==> flow/design.v <==
module half_addr(
    input a,
    input b,
    output sum,
    output carry  
);
assign sum = a ^ b;
assign carry = a & b;
endmodule
module full_addr(
    input a,
    input b,
    input cin,  
    output sum,
    output carry  
);
assign sum = a ^ b ^ cin;
assign carry = (a & b) | (cin & (a ^ b));
endmodule
module i4_addr(
    input  [3:0] a,           
    input  [3:0] b,           
    input        cin,         
    input        valid_in,    
    output [3:0] sum,         
    output       group_g,     
    output       group_p,     
    output       ready_out    
);
wire [3:0] g, p;
assign g = a & b;           
assign p = a | b;           
wire c1, c2, c3;
assign c1 = g[0] | (p[0] & cin);
assign c2 = g[1] | (p[1] & g[0]) | (p[1] & p[0] & cin);
assign c3 = g[2] | (p[2] & g[1]) | (p[2] & p[1] & g[0]) | (p[2] & p[1] & p[0] & cin);
assign group_g = g[3] | (p[3] & g[2]) | (p[3] & p[2] & g[1]) | (p[3] & p[2] & p[1] & g[0]);
assign group_p = p[3] & p[2] & p[1] & p[0];
assign sum[0] = a[0] ^ b[0] ^ cin;
assign sum[1] = a[1] ^ b[1] ^ c1;
assign sum[2] = a[2] ^ b[2] ^ c2;
assign sum[3] = a[3] ^ b[3] ^ c3;
reg ready_out_reg;
always @(*) begin
    if (valid_in) begin
        ready_out_reg = 1'b1;
    end else begin
        ready_out_reg = 1'b0;
    end
end
assign ready_out = ready_out_reg;
endmodule
module i8_addr(
    input  [7:0] a,           
    input  [7:0] b,           
    input        cin,         
    input        valid_in,    
    output [7:0] sum,         
    output       group_g,     
    output       group_p,     
    output       ready_out    
);
wire [3:0] a_low  = a[3:0];
wire [3:0] a_high = a[7:4];
wire [3:0] b_low  = b[3:0];
wire [3:0] b_high = b[7:4];
wire c4;                
wire g_low, p_low;      
wire g_high, p_high;    
wire ready_low, ready_high;
i4_addr cla_low(
    .a(a_low), .b(b_low), .cin(cin), .valid_in(valid_in),
    .sum(sum[3:0]), .group_g(g_low), .group_p(p_low), .ready_out(ready_low)
);
i4_addr cla_high(
    .a(a_high), .b(b_high), .cin(c4), .valid_in(valid_in),
    .sum(sum[7:4]), .group_g(g_high), .group_p(p_high), .ready_out(ready_high)
);
assign c4 = g_low | (p_low & cin);
assign group_g = g_high | (p_high & g_low);
assign group_p = p_high & p_low;
assign ready_out = ready_low & ready_high;
endmodule
module i16_add(
    input  [15:0] a,          
    input  [15:0] b,          
    input        valid_in,    
    output [15:0] sum,        
    output       carry_out,   
    output       ready_out    
);
wire [7:0] a_low  = a[7:0];   
wire [7:0] a_high = a[15:8];  
wire [7:0] b_low  = b[7:0];
wire [7:0] b_high = b[15:8];
wire c0, c8;                
wire g_low, p_low;          
wire g_high, p_high;        
wire ready_low, ready_high; 
assign c0 = 1'b0;           
i8_addr cla_low_8bit(
    .a(a_low), .b(b_low), .cin(c0), .valid_in(valid_in),
    .sum(sum[7:0]), .group_g(g_low), .group_p(p_low), .ready_out(ready_low)
);
i8_addr cla_high_8bit(
    .a(a_high), .b(b_high), .cin(c8), .valid_in(valid_in),
    .sum(sum[15:8]), .group_g(g_high), .group_p(p_high), .ready_out(ready_high)
);
assign c8 = g_low | (p_low & c0);                   
assign carry_out = g_high | (p_high & g_low) | (p_high & p_low & c0);  
assign ready_out = ready_low & ready_high;
endmodule
module i16_sub(
    input  [15:0] a,          
    input  [15:0] b,          
    input        valid_in,    
    output [15:0] diff,       
    output       borrow_out,  
    output       ready_out    
);
wire [15:0] b_neg = ~b;  
wire [7:0] a_low  = a[7:0];
wire [7:0] a_high = a[15:8];
wire [7:0] b_low  = b_neg[7:0];
wire [7:0] b_high = b_neg[15:8];
wire c0, c8;               
wire g_low, p_low;         
wire g_high, p_high;       
wire ready_low, ready_high;
wire carry_result;
assign c0 = 1'b1;           
i8_addr cla_low_8bit(
    .a(a_low), .b(b_low), .cin(c0), .valid_in(valid_in),
    .sum(diff[7:0]), .group_g(g_low), .group_p(p_low), .ready_out(ready_low)
);
i8_addr cla_high_8bit(
    .a(a_high), .b(b_high), .cin(c8), .valid_in(valid_in),
    .sum(diff[15:8]), .group_g(g_high), .group_p(p_high), .ready_out(ready_high)
);
assign c8 = g_low | (p_low & c0);
assign carry_result = g_high | (p_high & g_low) | (p_high & p_low & c0);
assign borrow_out = ~carry_result;
assign ready_out = ready_low & ready_high;
endmodule
module i16_mul(
    input signed [15:0] a,    
    input signed [15:0] b,    
    input        valid_in,
    output signed [15:0] prod,  
    output       ready_out
);
wire sign_a = a[15];
wire sign_b = b[15];
wire sign_res = sign_a ^ sign_b;
wire [15:0] abs_a = sign_a ? (~a + 1'b1) : a;
wire [15:0] abs_b = sign_b ? (~b + 1'b1) : b;
reg [15:0] abs_prod;
integer i;
always @(*) begin
    abs_prod = 16'd0;
    for(i = 0; i < 16; i = i + 1) begin
        if(abs_b[i]) begin
            abs_prod = abs_prod + (abs_a << i);
        end
    end
end
assign prod = sign_res ? (~abs_prod + 1'b1) : abs_prod;
assign ready_out = valid_in;
endmodule
module i16_div(
    input signed [15:0] a,    
    input signed [15:0] b,    
    input        valid_in,
    output signed [15:0] quot,  
    output       ready_out
);
wire sign_a = a[15];
wire sign_b = b[15];
wire sign_res = sign_a ^ sign_b;
wire [15:0] abs_a = sign_a ? (~a + 1'b1) : a;
wire [15:0] abs_b = sign_b ? (~b + 1'b1) : b;
reg [15:0] abs_quot;
reg [31:0] temp_r;  
integer i;
always @(*) begin
    temp_r = 32'd0;
    if (abs_b == 0) begin
        abs_quot = 16'hFFFF;  
    end else begin
        abs_quot = 16'd0;
        temp_r = 32'd0;
        for(i = 15; i >= 0; i = i - 1) begin
            temp_r = temp_r << 1;
            temp_r[0] = abs_a[i];  
            if(temp_r >= {16'd0, abs_b}) begin
                temp_r = temp_r - {16'd0, abs_b};
                abs_quot[i] = 1'b1;
            end
        end
    end
end
assign quot = sign_res ? (~abs_quot + 1'b1) : abs_quot;
assign ready_out = valid_in;
endmodule
module calc(
    input clk,  
    input rst_n,  
    input [7:0] num,
    input [2:0] op,
    input start,
    output reg [15:0] result,
    output reg [15:0] display_val,  
    output [2:0] led_op,  
    output reg stop
);
reg [15:0] local_result;
reg local_stop;
localparam ADD = 3'd6;
localparam SUB = 3'd5;
localparam MUL = 3'd4;
localparam DIV = 3'd1;
localparam ENT = 3'd2;
localparam CLR = 3'd3;
reg [15:0] a, b;
reg [2:0] local_op;
assign led_op = local_op;  
wire [15:0] res_add, res_sub, res_mul, res_div;
i16_add u_add(.a(a), .b(b), .valid_in(1'b1), .sum(res_add), .carry_out(), .ready_out());
i16_sub u_sub(.a(a), .b(b), .valid_in(1'b1), .diff(res_sub), .borrow_out(), .ready_out());
i16_mul u_mul(.a(a), .b(b), .valid_in(1'b1), .prod(res_mul), .ready_out());
i16_div u_div(.a(a), .b(b), .valid_in(1'b1), .quot(res_div), .ready_out());
localparam S_INPUT_A = 2'b00;
localparam S_INPUT_B = 2'b01;
reg [2:0] state;
always @(posedge clk) begin
	if (~rst_n) begin
    	local_stop <= 0;
        a <= 0;
        b <= 0;
        local_result <= 0;
        display_val <= 0;
        local_op <= 0;
        state <= S_INPUT_A;
    end else begin
        if (~start&local_stop) begin
        local_stop <= 0;
        end else if (start&~local_stop) begin
            case (state)
            S_INPUT_A: begin
                if (op == CLR) begin
                    a <= 0; b <= 0; display_val <= 0; local_result <= 0; local_op <= 0;
                end else if (op == ADD || op == SUB || op == MUL || op == DIV) begin
                    local_op <= op;
                    b <= 0;
                    state <= S_INPUT_B;
                end else if (op == 0) begin
                    a <= a * 16'd10 + {8'd0, num};
                    display_val <= a * 16'd10 + {8'd0, num};
                end
            end
            S_INPUT_B: begin
                if (op == CLR) begin
                    a <= 0; b <= 0; display_val <= 0; local_result <= 0; local_op <= 0;
                    state <= S_INPUT_A;
                end else if (op == ENT) begin
                    case (local_op)
                    ADD: begin local_result <= res_add; display_val <= res_add; end
                    SUB: begin local_result <= res_sub; display_val <= res_sub; end
                    DIV: begin local_result <= res_div; display_val <= res_div; end
                    MUL: begin local_result <= res_mul; display_val <= res_mul; end
                    endcase
                    a <= 0;
                    local_op <= 0;  
                    state <= S_INPUT_A;
                end else if (op == 0) begin
                    b <= b * 16'd10 + {8'd0, num};
                    display_val <= b * 16'd10 + {8'd0, num};
                end
            end
            endcase
            local_stop <= 1;
        end
    end
end
always @(posedge clk) begin
    result <= local_result;
    stop <= local_stop;
end
endmodule
# [Tool chain data of calc]
# Tool output for the design above before and after an edit, in the order of the flow.
# "before" refers to lines of the RTL above, "after" to lines of the edited file.
# "change": "after" minus "before" as printed here.
# The mark -- stands for no value.
[setup] top="calc" clock_port="clk" lib="sky130hd" corner="tt_025C_1v80"

# [Diff]
# Unified diff, file above to edited file.
# A script made this edit. It changes what the design does and was not meant as an optimisation.
# begin of diff
@@ -256,5 +256,5 @@
                 end else if (op == 0) begin
                     a <= a * 16'd10 + {8'd0, num};
-                    display_val <= a * 16'd10 + {8'd0, num};
+                    display_val <= (a + 16'd10) + {8'd0, num};
                 end
             end
# end of diff

# [Elaborated design]
# Source: Yosys, flattened and elaborated, memories not mapped. Widths are those after wreduce. Registers that Yosys merges into a memory's read port (data or address) are not register bits. Print and check cells do not count. Equal cells are merged and count once.
[bits] element="ff_bits" before=88 after=88 change=0
[bits] element="latchBits" before=0 after=0 change=0
[bits] element="ramBits" before=0 after=0 change=0
[bits] element="mem_bits_ro" before=0 after=0 change=0
[bits] element="clocked_rd_ports_x_width" before=0 after=0 change=0
[bits] element="memories" before=0 after=0 change=0
[bits] element="output_inout_bits" before=36 after=36 change=0
[bits] element="word_cells" before=472 after=477 change=5
[op_classes] element="addsub" before=36 after=38 change=2
[op_classes] element="n_mul" before=2 after=2 change=0
[op_classes] element="div_mod_pow" before=0 after=0 change=0
[op_classes] element="cmp" before=16 after=16 change=0
[op_classes] element="eq_ne" before=23 after=23 change=0
[op_classes] element="n_shift" before=0 after=0 change=0
[op_classes] element="mux" before=110 after=113 change=3
[op_classes] element="bitwise" before=262 after=262 change=0
[op_classes] element="reduce_logical" before=14 after=14 change=0
[ops] op="2-to-1 mux 16 bit" before=35 after=38 change=3
[ops] op="adder 16 x 8 -> 16 bit" before=2 after=3 change=1
[ops] op="adder 16 x 4 -> 16 bit with constant B" before=0 after=1 change=1
# Operator kinds equal on both sides are left out: 38.

# [Longest topological paths]
# Longest topological path by Yosys (ltp), each cell counted once; first at word level (registers and memories cut), then after technology mapping (sequential cells cut; the memories' decode and read muxes count).
[depth] element="ltp_word" before=58 after=58 change=0
[depth] element="abc_area" before="0" after="0"
[depth] element="depth_mapped" before=344 after=357 change=13

# [Netlist]
# The flow's flattened synthesis, as Yosys stat reports it; memories are mapped. The netlist is that of the ABC_AREA named above (0 if unset); the other value can give another one.
[types] cell_type="sky130_fd_sc_hd__nor2_1" before=417 after=484 change=67
[types] cell_type="sky130_fd_sc_hd__a21oi_1" before=464 after=501 change=37
[types] cell_type="sky130_fd_sc_hd__xnor2_1" before=260 after=297 change=37
[types] cell_type="sky130_fd_sc_hd__inv_1" before=299 after=328 change=29
[types] cell_type="sky130_fd_sc_hd__nor2b_1" before=82 after=56 change=-26
[types] cell_type="sky130_fd_sc_hd__nand2_1" before=360 after=379 change=19
[types] cell_type="sky130_fd_sc_hd__xor2_1" before=125 after=107 change=-18
[types] cell_type="sky130_fd_sc_hd__mux2_2" before=50 after=32 change=-18
[types] cell_type="sky130_fd_sc_hd__a22oi_1" before=12 after=30 change=18
[types] cell_type="sky130_fd_sc_hd__clkbuf_1" before=99 after=116 change=17
[types] cell_type="sky130_fd_sc_hd__ha_1" before=484 after=500 change=16
[types] cell_type="sky130_fd_sc_hd__a31oi_1" before=44 after=59 change=15
[types] cell_type="sky130_fd_sc_hd__nand2b_1" before=132 after=119 change=-13
[types] cell_type="sky130_fd_sc_hd__nand3_1" before=130 after=141 change=11
[types] cell_type="sky130_fd_sc_hd__and3_1" before=33 after=44 change=11
[types] cell_type="sky130_fd_sc_hd__or3_1" before=22 after=33 change=11
[types] cell_type="sky130_fd_sc_hd__and2_1" before=67 after=57 change=-10
[types] cell_type="sky130_fd_sc_hd__o211ai_1" before=24 after=34 change=10
# Cell types equal on both sides are left out: 23.
# Not every row of either side is listed.
[mapped] element="stdcells" before=4622 after=4884 change=262
[mapped] element="synth_area_um2" before=32555.0 after=33947.6 change=1392.6
[mapped] element="seq_area_um2" before=1741.7 after=1741.7 change=0.0
[mapped] element="ff_cells" before=87 after=87 change=0
[mapped] element="n_buf" before=143 after=157 change=14
# By module: a second synthesis without flattening, with its own total; a netlist apart from the flattened one above.
[unflattened] element="cells_unflattened" before=5406 after=5447 change=41
[unflattened] element="hier_area_um2" before=37777.5 after=38187.9 change=410.4
# Rows give one instance, submodules left out.
[modules_before] mod="i16_div" n_inst=1 cells=3123 area_um2=20907.6 seq_area_um2=0.0
[modules_before] mod="i16_mul" n_inst=1 cells=1167 area_um2=8079.0 seq_area_um2=0.0
[modules_before] mod="calc" n_inst=1 cells=757 area_um2=6143.4 seq_area_um2=1741.7
[modules_before] mod="i4_addr" n_inst=8 cells=40 area_um2=304.0 seq_area_um2=0.0
[modules_before] mod="i8_addr" n_inst=4 cells=4 area_um2=27.5 seq_area_um2=0.0
[modules_before] mod="i16_sub" n_inst=1 cells=20 area_um2=87.6 seq_area_um2=0.0
[modules_before] mod="i16_add" n_inst=1 cells=3 area_um2=17.5 seq_area_um2=0.0
[modules_after] mod="i16_div" n_inst=1 cells=3123 area_um2=20907.6 seq_area_um2=0.0
[modules_after] mod="i16_mul" n_inst=1 cells=1167 area_um2=8079.0 seq_area_um2=0.0
[modules_after] mod="calc" n_inst=1 cells=798 area_um2=6553.8 seq_area_um2=1741.7
[modules_after] mod="i4_addr" n_inst=8 cells=40 area_um2=304.0 seq_area_um2=0.0
[modules_after] mod="i8_addr" n_inst=4 cells=4 area_um2=27.5 seq_area_um2=0.0
[modules_after] mod="i16_sub" n_inst=1 cells=20 area_um2=87.6 seq_area_um2=0.0
[modules_after] mod="i16_add" n_inst=1 cells=3 area_um2=17.5 seq_area_um2=0.0

# [Path before layout]
# OpenSTA on the mapped netlist: ideal clock, no wires. The path of least setup slack (recovery checks aside). Input and output delay are each 20% of the period. Register names are those of the netlist, which keeps one name where synthesis merged equal registers.
[synth_path] element="path_type" before="register to register" after="register to register"
[synth_path] element="from" before="register b[0]" after="register b[0]"
[synth_path] element="to" before="register display_val[4]" after="register display_val[14]"
[synth_path] element="tclk_ps" before=55000 after=55000 change=0
[synth_path] element="setup_time_ps" before=116 after=122 change=6
[synth_path] element="t_arrival_ps" before=60947 after=62331 change=1384
[synth_path] element="required_ps" before=54884 after=54878 change=-6
[synth_path] element="setup_slack_ps" before=-6063 after=-7453 change=-1390
[synth_path] element="path_delay_ps" before=61063 after=62453 change=1390
[synth_path] element="path_stages" before=331 after=343 change=12
[synth_path] element="n_path_buf" before=42 after=42 change=0
[synth_path] element="period_less_setup_slack_ps" before=61063 after=62453 change=1390
# "path_delay_ps" = arrival - input delay + setup time.
# "path_stages" counts driving pins, that of a launching flip-flop among them; a cell with two outputs on the path counts twice.
# "period_less_setup_slack_ps" = period - worst setup slack (recovery checks aside). The figure is calculated, with input and output delays left at 20% of the set period.
# Between the ends stands the longest chain of elaborated cells between them, by number of cells; it is not shown to be the way that was timed. Of several equally long chains one is given.
# A line is the first line of the expression or statement that the cell stems from. Yosys adds cells for indexed reads and writes and turns some case tables into memories.
# A register here has more assigning lines than the two given.
[synth_via_before] cell_sequence="sky130_fd_sc_hd__dfxtp_1 sky130_fd_sc_hd__inv_1 sky130_fd_sc_hd__ha_1 sky130_fd_sc_hd__nand2_1 sky130_fd_sc_hd__a21boi_2 sky130_fd_sc_hd__clkinv_1 sky130_fd_sc_hd__clkbuf_1 sky130_fd_sc_hd__clkbuf_1 sky130_fd_sc_hd__fa_1 sky130_fd_sc_hd__nor2b_1 sky130_fd_sc_hd__o31a_1 sky130_fd_sc_hd__o22a_1 sky130_fd_sc_hd__a311o_1 sky130_fd_sc_hd__nor2_1 sky130_fd_sc_hd__o21a_1 sky130_fd_sc_hd__clkbuf_1 sky130_fd_sc_hd__clkbuf_1 sky130_fd_sc_hd__mux2i_1 (+295 left out) sky130_fd_sc_hd__nor2b_1 sky130_fd_sc_hd__o21ai_0 sky130_fd_sc_hd__nand2b_1 sky130_fd_sc_hd__a211oi_1 sky130_fd_sc_hd__nand4_1 sky130_fd_sc_hd__nor3_1 sky130_fd_sc_hd__nand4_2 sky130_fd_sc_hd__nor2_2 sky130_fd_sc_hd__ha_1 sky130_fd_sc_hd__a211o_1 sky130_fd_sc_hd__o221ai_1 sky130_fd_sc_hd__a222oi_1 sky130_fd_sc_hd__nand2_1 sky130_fd_sc_hd__nand2_1 sky130_fd_sc_hd__nor2_1 sky130_fd_sc_hd__o21ai_0 sky130_fd_sc_hd__nand3_1 sky130_fd_sc_hd__o211a_1" elab_chain_len=58 cells_between=130 classes_between="add/sub: 34; mul: 1; compare: 16; mux: 64; logic: 14; reduce/logical: 1"
[synth_lines_before] element="start: declaration" line_no=224 rtl="reg [15:0] a, b;"
[synth_lines_before] element="start: assignment" line_no=239 rtl="b <= 0;"
[synth_lines_before] element="start: assignment" line_no=276 rtl="b <= b * 16'd10 + {8'd0, num};"
[synth_lines_before] element="NOT 16 bit" line_no=181 rtl="wire [15:0] abs_b = sign_b ? (~b + 1'b1) : b;"
[synth_lines_before] element="adder 16 x 1 -> 16 bit" line_no=181
[synth_lines_before] element="2-to-1 mux 16 bit" line_no=181
[synth_lines_before] element="subtractor 1 x 16 -> 17 bit" line_no=196 rtl="temp_r = temp_r - {16'd0, abs_b};"
[synth_lines_before] element="2-to-1 mux 31 bit" line_no=195 rtl="if(temp_r >= {16'd0, abs_b}) begin"
[synth_lines_before] element="2-to-1 mux 31 bit" line_no=187 rtl="if (abs_b == 0) begin"
[synth_lines_before] element="greater-or-equal comparator 32 x 16 -> 1 bit" line_no=195
[synth_lines_before] element="(+44 left out)"
[synth_lines_before] element="NOT 16 bit" line_no=202 rtl="assign quot = sign_res ? (~abs_quot + 1'b1) : abs_quot;"
[synth_lines_before] element="adder 16 x 1 -> 16 bit" line_no=202
[synth_lines_before] element="2-to-1 mux 16 bit" line_no=202
[synth_lines_before] element="case mux 16 bit (select 4 bit)" line_no=266 rtl="case (local_op)"
[synth_lines_before] element="2-to-1 mux 16 bit" line_no=265 rtl="end else if (op == ENT) begin"
[synth_lines_before] element="2-to-1 mux 16 bit" line_no=262 rtl="if (op == CLR) begin"
[synth_lines_before] element="case mux 16 bit (select 2 bit)" line_no=248 rtl="case (state)"
[synth_lines_before] element="end: assignment" line_no=258 rtl="display_val <= a * 16'd10 + {8'd0, num};"
[synth_lines_before] element="end: assignment" line_no=267 rtl="ADD: begin local_result <= res_add; display_val <= res_add; end"
[synth_lines_before] element="end: declaration" line_no=212 rtl="output reg [15:0] display_val,"
[synth_via_after] cell_sequence="sky130_fd_sc_hd__dfxtp_1 sky130_fd_sc_hd__inv_1 sky130_fd_sc_hd__ha_1 sky130_fd_sc_hd__nand2_1 sky130_fd_sc_hd__a21boi_1 sky130_fd_sc_hd__clkinv_1 sky130_fd_sc_hd__clkbuf_1 sky130_fd_sc_hd__clkbuf_1 sky130_fd_sc_hd__nor2_1 sky130_fd_sc_hd__xnor2_1 sky130_fd_sc_hd__nor2_1 sky130_fd_sc_hd__ha_1 sky130_fd_sc_hd__clkbuf_1 sky130_fd_sc_hd__a211o_1 sky130_fd_sc_hd__a21oi_1 sky130_fd_sc_hd__a21o_1 sky130_fd_sc_hd__nand2_1 sky130_fd_sc_hd__nor3_2 (+307 left out) sky130_fd_sc_hd__nand2b_1 sky130_fd_sc_hd__a21oi_1 sky130_fd_sc_hd__nor2b_1 sky130_fd_sc_hd__o21ai_0 sky130_fd_sc_hd__o211a_1 sky130_fd_sc_hd__nand4_1 sky130_fd_sc_hd__a311oi_4 sky130_fd_sc_hd__nand3_1 sky130_fd_sc_hd__a2111oi_4 sky130_fd_sc_hd__ha_1 sky130_fd_sc_hd__and3_1 sky130_fd_sc_hd__a31oi_1 sky130_fd_sc_hd__nor4_1 sky130_fd_sc_hd__a21oi_1 sky130_fd_sc_hd__a41oi_1 sky130_fd_sc_hd__o31ai_1 sky130_fd_sc_hd__o211ai_1 sky130_fd_sc_hd__a21oi_1" elab_chain_len=58 cells_between=163 classes_between="add/sub: 34; mul: 1; compare: 16; mux: 84; logic: 27; reduce/logical: 1"
[synth_lines_after] element="start: declaration" line_no=224 rtl="reg [15:0] a, b;"
[synth_lines_after] element="start: assignment" line_no=239 rtl="b <= 0;"
[synth_lines_after] element="start: assignment" line_no=276 rtl="b <= b * 16'd10 + {8'd0, num};"
[synth_lines_after] element="NOT 16 bit" line_no=181 rtl="wire [15:0] abs_b = sign_b ? (~b + 1'b1) : b;"
[synth_lines_after] element="adder 16 x 1 -> 16 bit" line_no=181
[synth_lines_after] element="2-to-1 mux 16 bit" line_no=181
[synth_lines_after] element="subtractor 1 x 16 -> 17 bit" line_no=196 rtl="temp_r = temp_r - {16'd0, abs_b};"
[synth_lines_after] element="2-to-1 mux 31 bit" line_no=195 rtl="if(temp_r >= {16'd0, abs_b}) begin"
[synth_lines_after] element="2-to-1 mux 31 bit" line_no=187 rtl="if (abs_b == 0) begin"
[synth_lines_after] element="greater-or-equal comparator 32 x 16 -> 1 bit" line_no=195
[synth_lines_after] element="(+44 left out)"
[synth_lines_after] element="NOT 16 bit" line_no=202 rtl="assign quot = sign_res ? (~abs_quot + 1'b1) : abs_quot;"
[synth_lines_after] element="adder 16 x 1 -> 16 bit" line_no=202
[synth_lines_after] element="2-to-1 mux 16 bit" line_no=202
[synth_lines_after] element="case mux 16 bit (select 4 bit)" line_no=266 rtl="case (local_op)"
[synth_lines_after] element="2-to-1 mux 16 bit" line_no=265 rtl="end else if (op == ENT) begin"
[synth_lines_after] element="2-to-1 mux 16 bit" line_no=262 rtl="if (op == CLR) begin"
[synth_lines_after] element="case mux 16 bit (select 2 bit)" line_no=248 rtl="case (state)"
[synth_lines_after] element="end: assignment" line_no=258 rtl="display_val <= (a + 16'd10) + {8'd0, num};"
[synth_lines_after] element="end: assignment" line_no=267 rtl="ADD: begin local_result <= res_add; display_val <= res_add; end"
[synth_lines_after] element="end: declaration" line_no=212 rtl="output reg [15:0] display_val,"

# [Path in the finished layout]
# Path of least setup slack in the final report of the runs of pair 1 (OpenROAD, finished layout, wires in). Where an end is a register, its clock arrival counts in the times.
# The path's times are printed in steps of 10 ps; the period is the one set.
[layout_path] element="path_type" before="register to register" after="register to register"
[layout_path] element="from" before="register a[6]" after="register b[1]"
[layout_path] element="to" before="register local_result[4]" after="register local_result[10]"
[layout_path] element="tclk_ps" before=55000 after=55000 change=0
[layout_path] element="setup_time_ps" before=60 after=120 change=60
[layout_path] element="t_arrival_ps" before=51710 after=51750 change=40
[layout_path] element="required_ps" before=55290 after=55220 change=-70
[layout_path] element="setup_slack_ps" before=3580 after=3470 change=-110
[layout_path] element="path_stages" before=303 after=305 change=2
[layout_path] element="n_path_buf" before=13 after=10 change=-3
# Between the ends stands the longest chain of elaborated cells between them, by number of cells; it is not shown to be the way that was timed. Of several equally long chains one is given.
# A register here has more assigning lines than the two given.
[layout_via_before] cell_sequence="sky130_fd_sc_hd__dfxtp_1 sky130_fd_sc_hd__nor4_2 sky130_fd_sc_hd__buf_4 sky130_fd_sc_hd__nand4_1 sky130_fd_sc_hd__or3_4 sky130_fd_sc_hd__and4b_1 sky130_fd_sc_hd__inv_1 sky130_fd_sc_hd__ha_1 sky130_fd_sc_hd__nor2_2 sky130_fd_sc_hd__and3_1 sky130_fd_sc_hd__nor2_1 sky130_fd_sc_hd__nand2_1 sky130_fd_sc_hd__and3_1 sky130_fd_sc_hd__ha_1 sky130_fd_sc_hd__nor2b_2 sky130_fd_sc_hd__o31a_1 sky130_fd_sc_hd__o22a_1 sky130_fd_sc_hd__a311o_1 (+267 left out) sky130_fd_sc_hd__nor2b_1 sky130_fd_sc_hd__o21ai_0 sky130_fd_sc_hd__nand2b_1 sky130_fd_sc_hd__a211oi_2 sky130_fd_sc_hd__nand4_1 sky130_fd_sc_hd__nor3_2 sky130_fd_sc_hd__nand4_4 sky130_fd_sc_hd__nor2_4 sky130_fd_sc_hd__ha_4 sky130_fd_sc_hd__a31oi_1 sky130_fd_sc_hd__o221ai_2 sky130_fd_sc_hd__a222oi_1 sky130_fd_sc_hd__nand2_1 sky130_fd_sc_hd__nand2_2 sky130_fd_sc_hd__buf_4 sky130_fd_sc_hd__nor3_2 sky130_fd_sc_hd__a21oi_1 sky130_fd_sc_hd__nor2b_1" elab_chain_len=58 cells_between=81 classes_between="add/sub: 17; compare: 16; mux: 46; logic: 2"
[layout_lines_before] element="start: declaration" line_no=224 rtl="reg [15:0] a, b;"
[layout_lines_before] element="start: assignment" line_no=238 rtl="a <= 0;"
[layout_lines_before] element="start: assignment" line_no=257 rtl="a <= a * 16'd10 + {8'd0, num};"
[layout_lines_before] element="NOT 16 bit" line_no=180 rtl="wire [15:0] abs_a = sign_a ? (~a + 1'b1) : a;"
[layout_lines_before] element="adder 16 x 1 -> 16 bit" line_no=180
[layout_lines_before] element="2-to-1 mux 16 bit" line_no=180
[layout_lines_before] element="subtractor 1 x 16 -> 17 bit" line_no=196 rtl="temp_r = temp_r - {16'd0, abs_b};"
[layout_lines_before] element="2-to-1 mux 31 bit" line_no=195 rtl="if(temp_r >= {16'd0, abs_b}) begin"
[layout_lines_before] element="2-to-1 mux 31 bit" line_no=187 rtl="if (abs_b == 0) begin"
[layout_lines_before] element="greater-or-equal comparator 32 x 16 -> 1 bit" line_no=195
[layout_lines_before] element="(+44 left out)"
[layout_lines_before] element="NOT 16 bit" line_no=202 rtl="assign quot = sign_res ? (~abs_quot + 1'b1) : abs_quot;"
[layout_lines_before] element="adder 16 x 1 -> 16 bit" line_no=202
[layout_lines_before] element="2-to-1 mux 16 bit" line_no=202
[layout_lines_before] element="case mux 16 bit (select 4 bit)" line_no=266 rtl="case (local_op)"
[layout_lines_before] element="2-to-1 mux 16 bit" line_no=265 rtl="end else if (op == ENT) begin"
[layout_lines_before] element="2-to-1 mux 16 bit" line_no=262 rtl="if (op == CLR) begin"
[layout_lines_before] element="case mux 16 bit (select 2 bit)" line_no=248 rtl="case (state)"
[layout_lines_before] element="end: assignment" line_no=267 rtl="ADD: begin local_result <= res_add; display_val <= res_add; end"
[layout_lines_before] element="end: assignment" line_no=268 rtl="SUB: begin local_result <= res_sub; display_val <= res_sub; end"
[layout_lines_before] element="end: declaration" line_no=216 rtl="reg [15:0] local_result;"
[layout_via_after] cell_sequence="sky130_fd_sc_hd__dfxtp_4 sky130_fd_sc_hd__inv_1 sky130_fd_sc_hd__ha_2 sky130_fd_sc_hd__or4b_4 sky130_fd_sc_hd__or3_4 sky130_fd_sc_hd__a211o_1 sky130_fd_sc_hd__and4_4 sky130_fd_sc_hd__and3_2 sky130_fd_sc_hd__and3_1 sky130_fd_sc_hd__ha_4 sky130_fd_sc_hd__nor2b_2 sky130_fd_sc_hd__o311ai_4 sky130_fd_sc_hd__a21o_1 sky130_fd_sc_hd__nand2_2 sky130_fd_sc_hd__nor3_4 sky130_fd_sc_hd__buf_12 sky130_fd_sc_hd__buf_12 sky130_fd_sc_hd__nor3_1 (+269 left out) sky130_fd_sc_hd__nand2b_1 sky130_fd_sc_hd__a21oi_1 sky130_fd_sc_hd__nor2b_1 sky130_fd_sc_hd__o21ai_1 sky130_fd_sc_hd__o211a_1 sky130_fd_sc_hd__nand4_1 sky130_fd_sc_hd__a311oi_4 sky130_fd_sc_hd__nand3_2 sky130_fd_sc_hd__a2111oi_4 sky130_fd_sc_hd__ha_2 sky130_fd_sc_hd__and3_4 sky130_fd_sc_hd__a31oi_4 sky130_fd_sc_hd__nor3_1 sky130_fd_sc_hd__xnor2_1 sky130_fd_sc_hd__a222oi_1 sky130_fd_sc_hd__nor2_1 sky130_fd_sc_hd__a21oi_1 sky130_fd_sc_hd__nor2_1" elab_chain_len=58 cells_between=153 classes_between="add/sub: 32; compare: 16; mux: 74; logic: 30; reduce/logical: 1"
[layout_lines_after] element="start: declaration" line_no=224 rtl="reg [15:0] a, b;"
[layout_lines_after] element="start: assignment" line_no=239 rtl="b <= 0;"
[layout_lines_after] element="start: assignment" line_no=276 rtl="b <= b * 16'd10 + {8'd0, num};"
[layout_lines_after] element="NOT 16 bit" line_no=181 rtl="wire [15:0] abs_b = sign_b ? (~b + 1'b1) : b;"
[layout_lines_after] element="adder 16 x 1 -> 16 bit" line_no=181
[layout_lines_after] element="2-to-1 mux 16 bit" line_no=181
[layout_lines_after] element="greater-or-equal comparator 1 x 16 -> 1 bit" line_no=195 rtl="if(temp_r >= {16'd0, abs_b}) begin"
[layout_lines_after] element="2-to-1 mux 31 bit" line_no=195
[layout_lines_after] element="2-to-1 mux 31 bit" line_no=187 rtl="if (abs_b == 0) begin"
[layout_lines_after] element="greater-or-equal comparator 32 x 16 -> 1 bit" line_no=195
[layout_lines_after] element="(+44 left out)"
[layout_lines_after] element="NOT 16 bit" line_no=202 rtl="assign quot = sign_res ? (~abs_quot + 1'b1) : abs_quot;"
[layout_lines_after] element="adder 16 x 1 -> 16 bit" line_no=202
[layout_lines_after] element="2-to-1 mux 16 bit" line_no=202
[layout_lines_after] element="case mux 16 bit (select 4 bit)" line_no=266 rtl="case (local_op)"
[layout_lines_after] element="2-to-1 mux 16 bit" line_no=265 rtl="end else if (op == ENT) begin"
[layout_lines_after] element="2-to-1 mux 16 bit" line_no=262 rtl="if (op == CLR) begin"
[layout_lines_after] element="case mux 16 bit (select 2 bit)" line_no=248 rtl="case (state)"
[layout_lines_after] element="end: assignment" line_no=267 rtl="ADD: begin local_result <= res_add; display_val <= res_add; end"
[layout_lines_after] element="end: assignment" line_no=268 rtl="SUB: begin local_result <= res_sub; display_val <= res_sub; end"
[layout_lines_after] element="end: declaration" line_no=216 rtl="reg [15:0] local_result;"

# [Layout results]
# Runs of the flow (Yosys, OpenROAD) on both versions; the two runs of a pair have the same settings. The constraints put input and output delay at 20% of the set period each and load the outputs with 0.01 pF.
[flow_settings_pair_1] CORE_UTILIZATION=40 PLACE_DENSITY=0.6 period_ns=55.0 CAP_MARGIN=20 CORE_MARGIN=2 SLEW_MARGIN=20
[results_pair_1] element="synthArea_um2" before=32555.0 after=33947.6 change=1392.6
[results_pair_1] element="design_die_area_um2" before=83685.8 after=87213.9 change=3528.1
[results_pair_1] element="finalUtil_pct" before=46.5 after=46.8 change=0.3
[results_pair_1] element="setup_worst_slack_ps" before=3578 after=3471 change=-107
[results_pair_1] element="period_less_ws_ps" before=51422 after=51529 change=107
[flow_settings_pair_2] ABC_AREA=1 CAP_MARGIN=15 CELL_PAD_IN_SITES_GLOBAL_PLACEMENT=1 CORE_ASPECT_RATIO=1.36 CORE_UTILIZATION=18 CTS_CLUSTER_DIAMETER=341 GPL_TIMING_DRIVEN=0 PLACE_DENSITY_LB_ADDON=0.12 period_ns=59.8 CORE_MARGIN=2 SLEW_MARGIN=20
[results_pair_2] element="synthArea_um2" before=33692.3 after=34996.1 change=1303.8
[results_pair_2] element="design_die_area_um2" before=190695.0 after=198005.0 change=7310.0
[results_pair_2] element="finalUtil_pct" before=20.6 after=20.6 change=0.0
[results_pair_2] element="setup_worst_slack_ps" before=5573 after=5469 change=-104
[results_pair_2] element="period_less_ws_ps" before=54227 after=54331 change=104
# By "period_less_ws_ps" is meant the clock period of the run minus its worst setup slack. This is arithmetic on one report: input and output delays are still those of the set period (20% each).
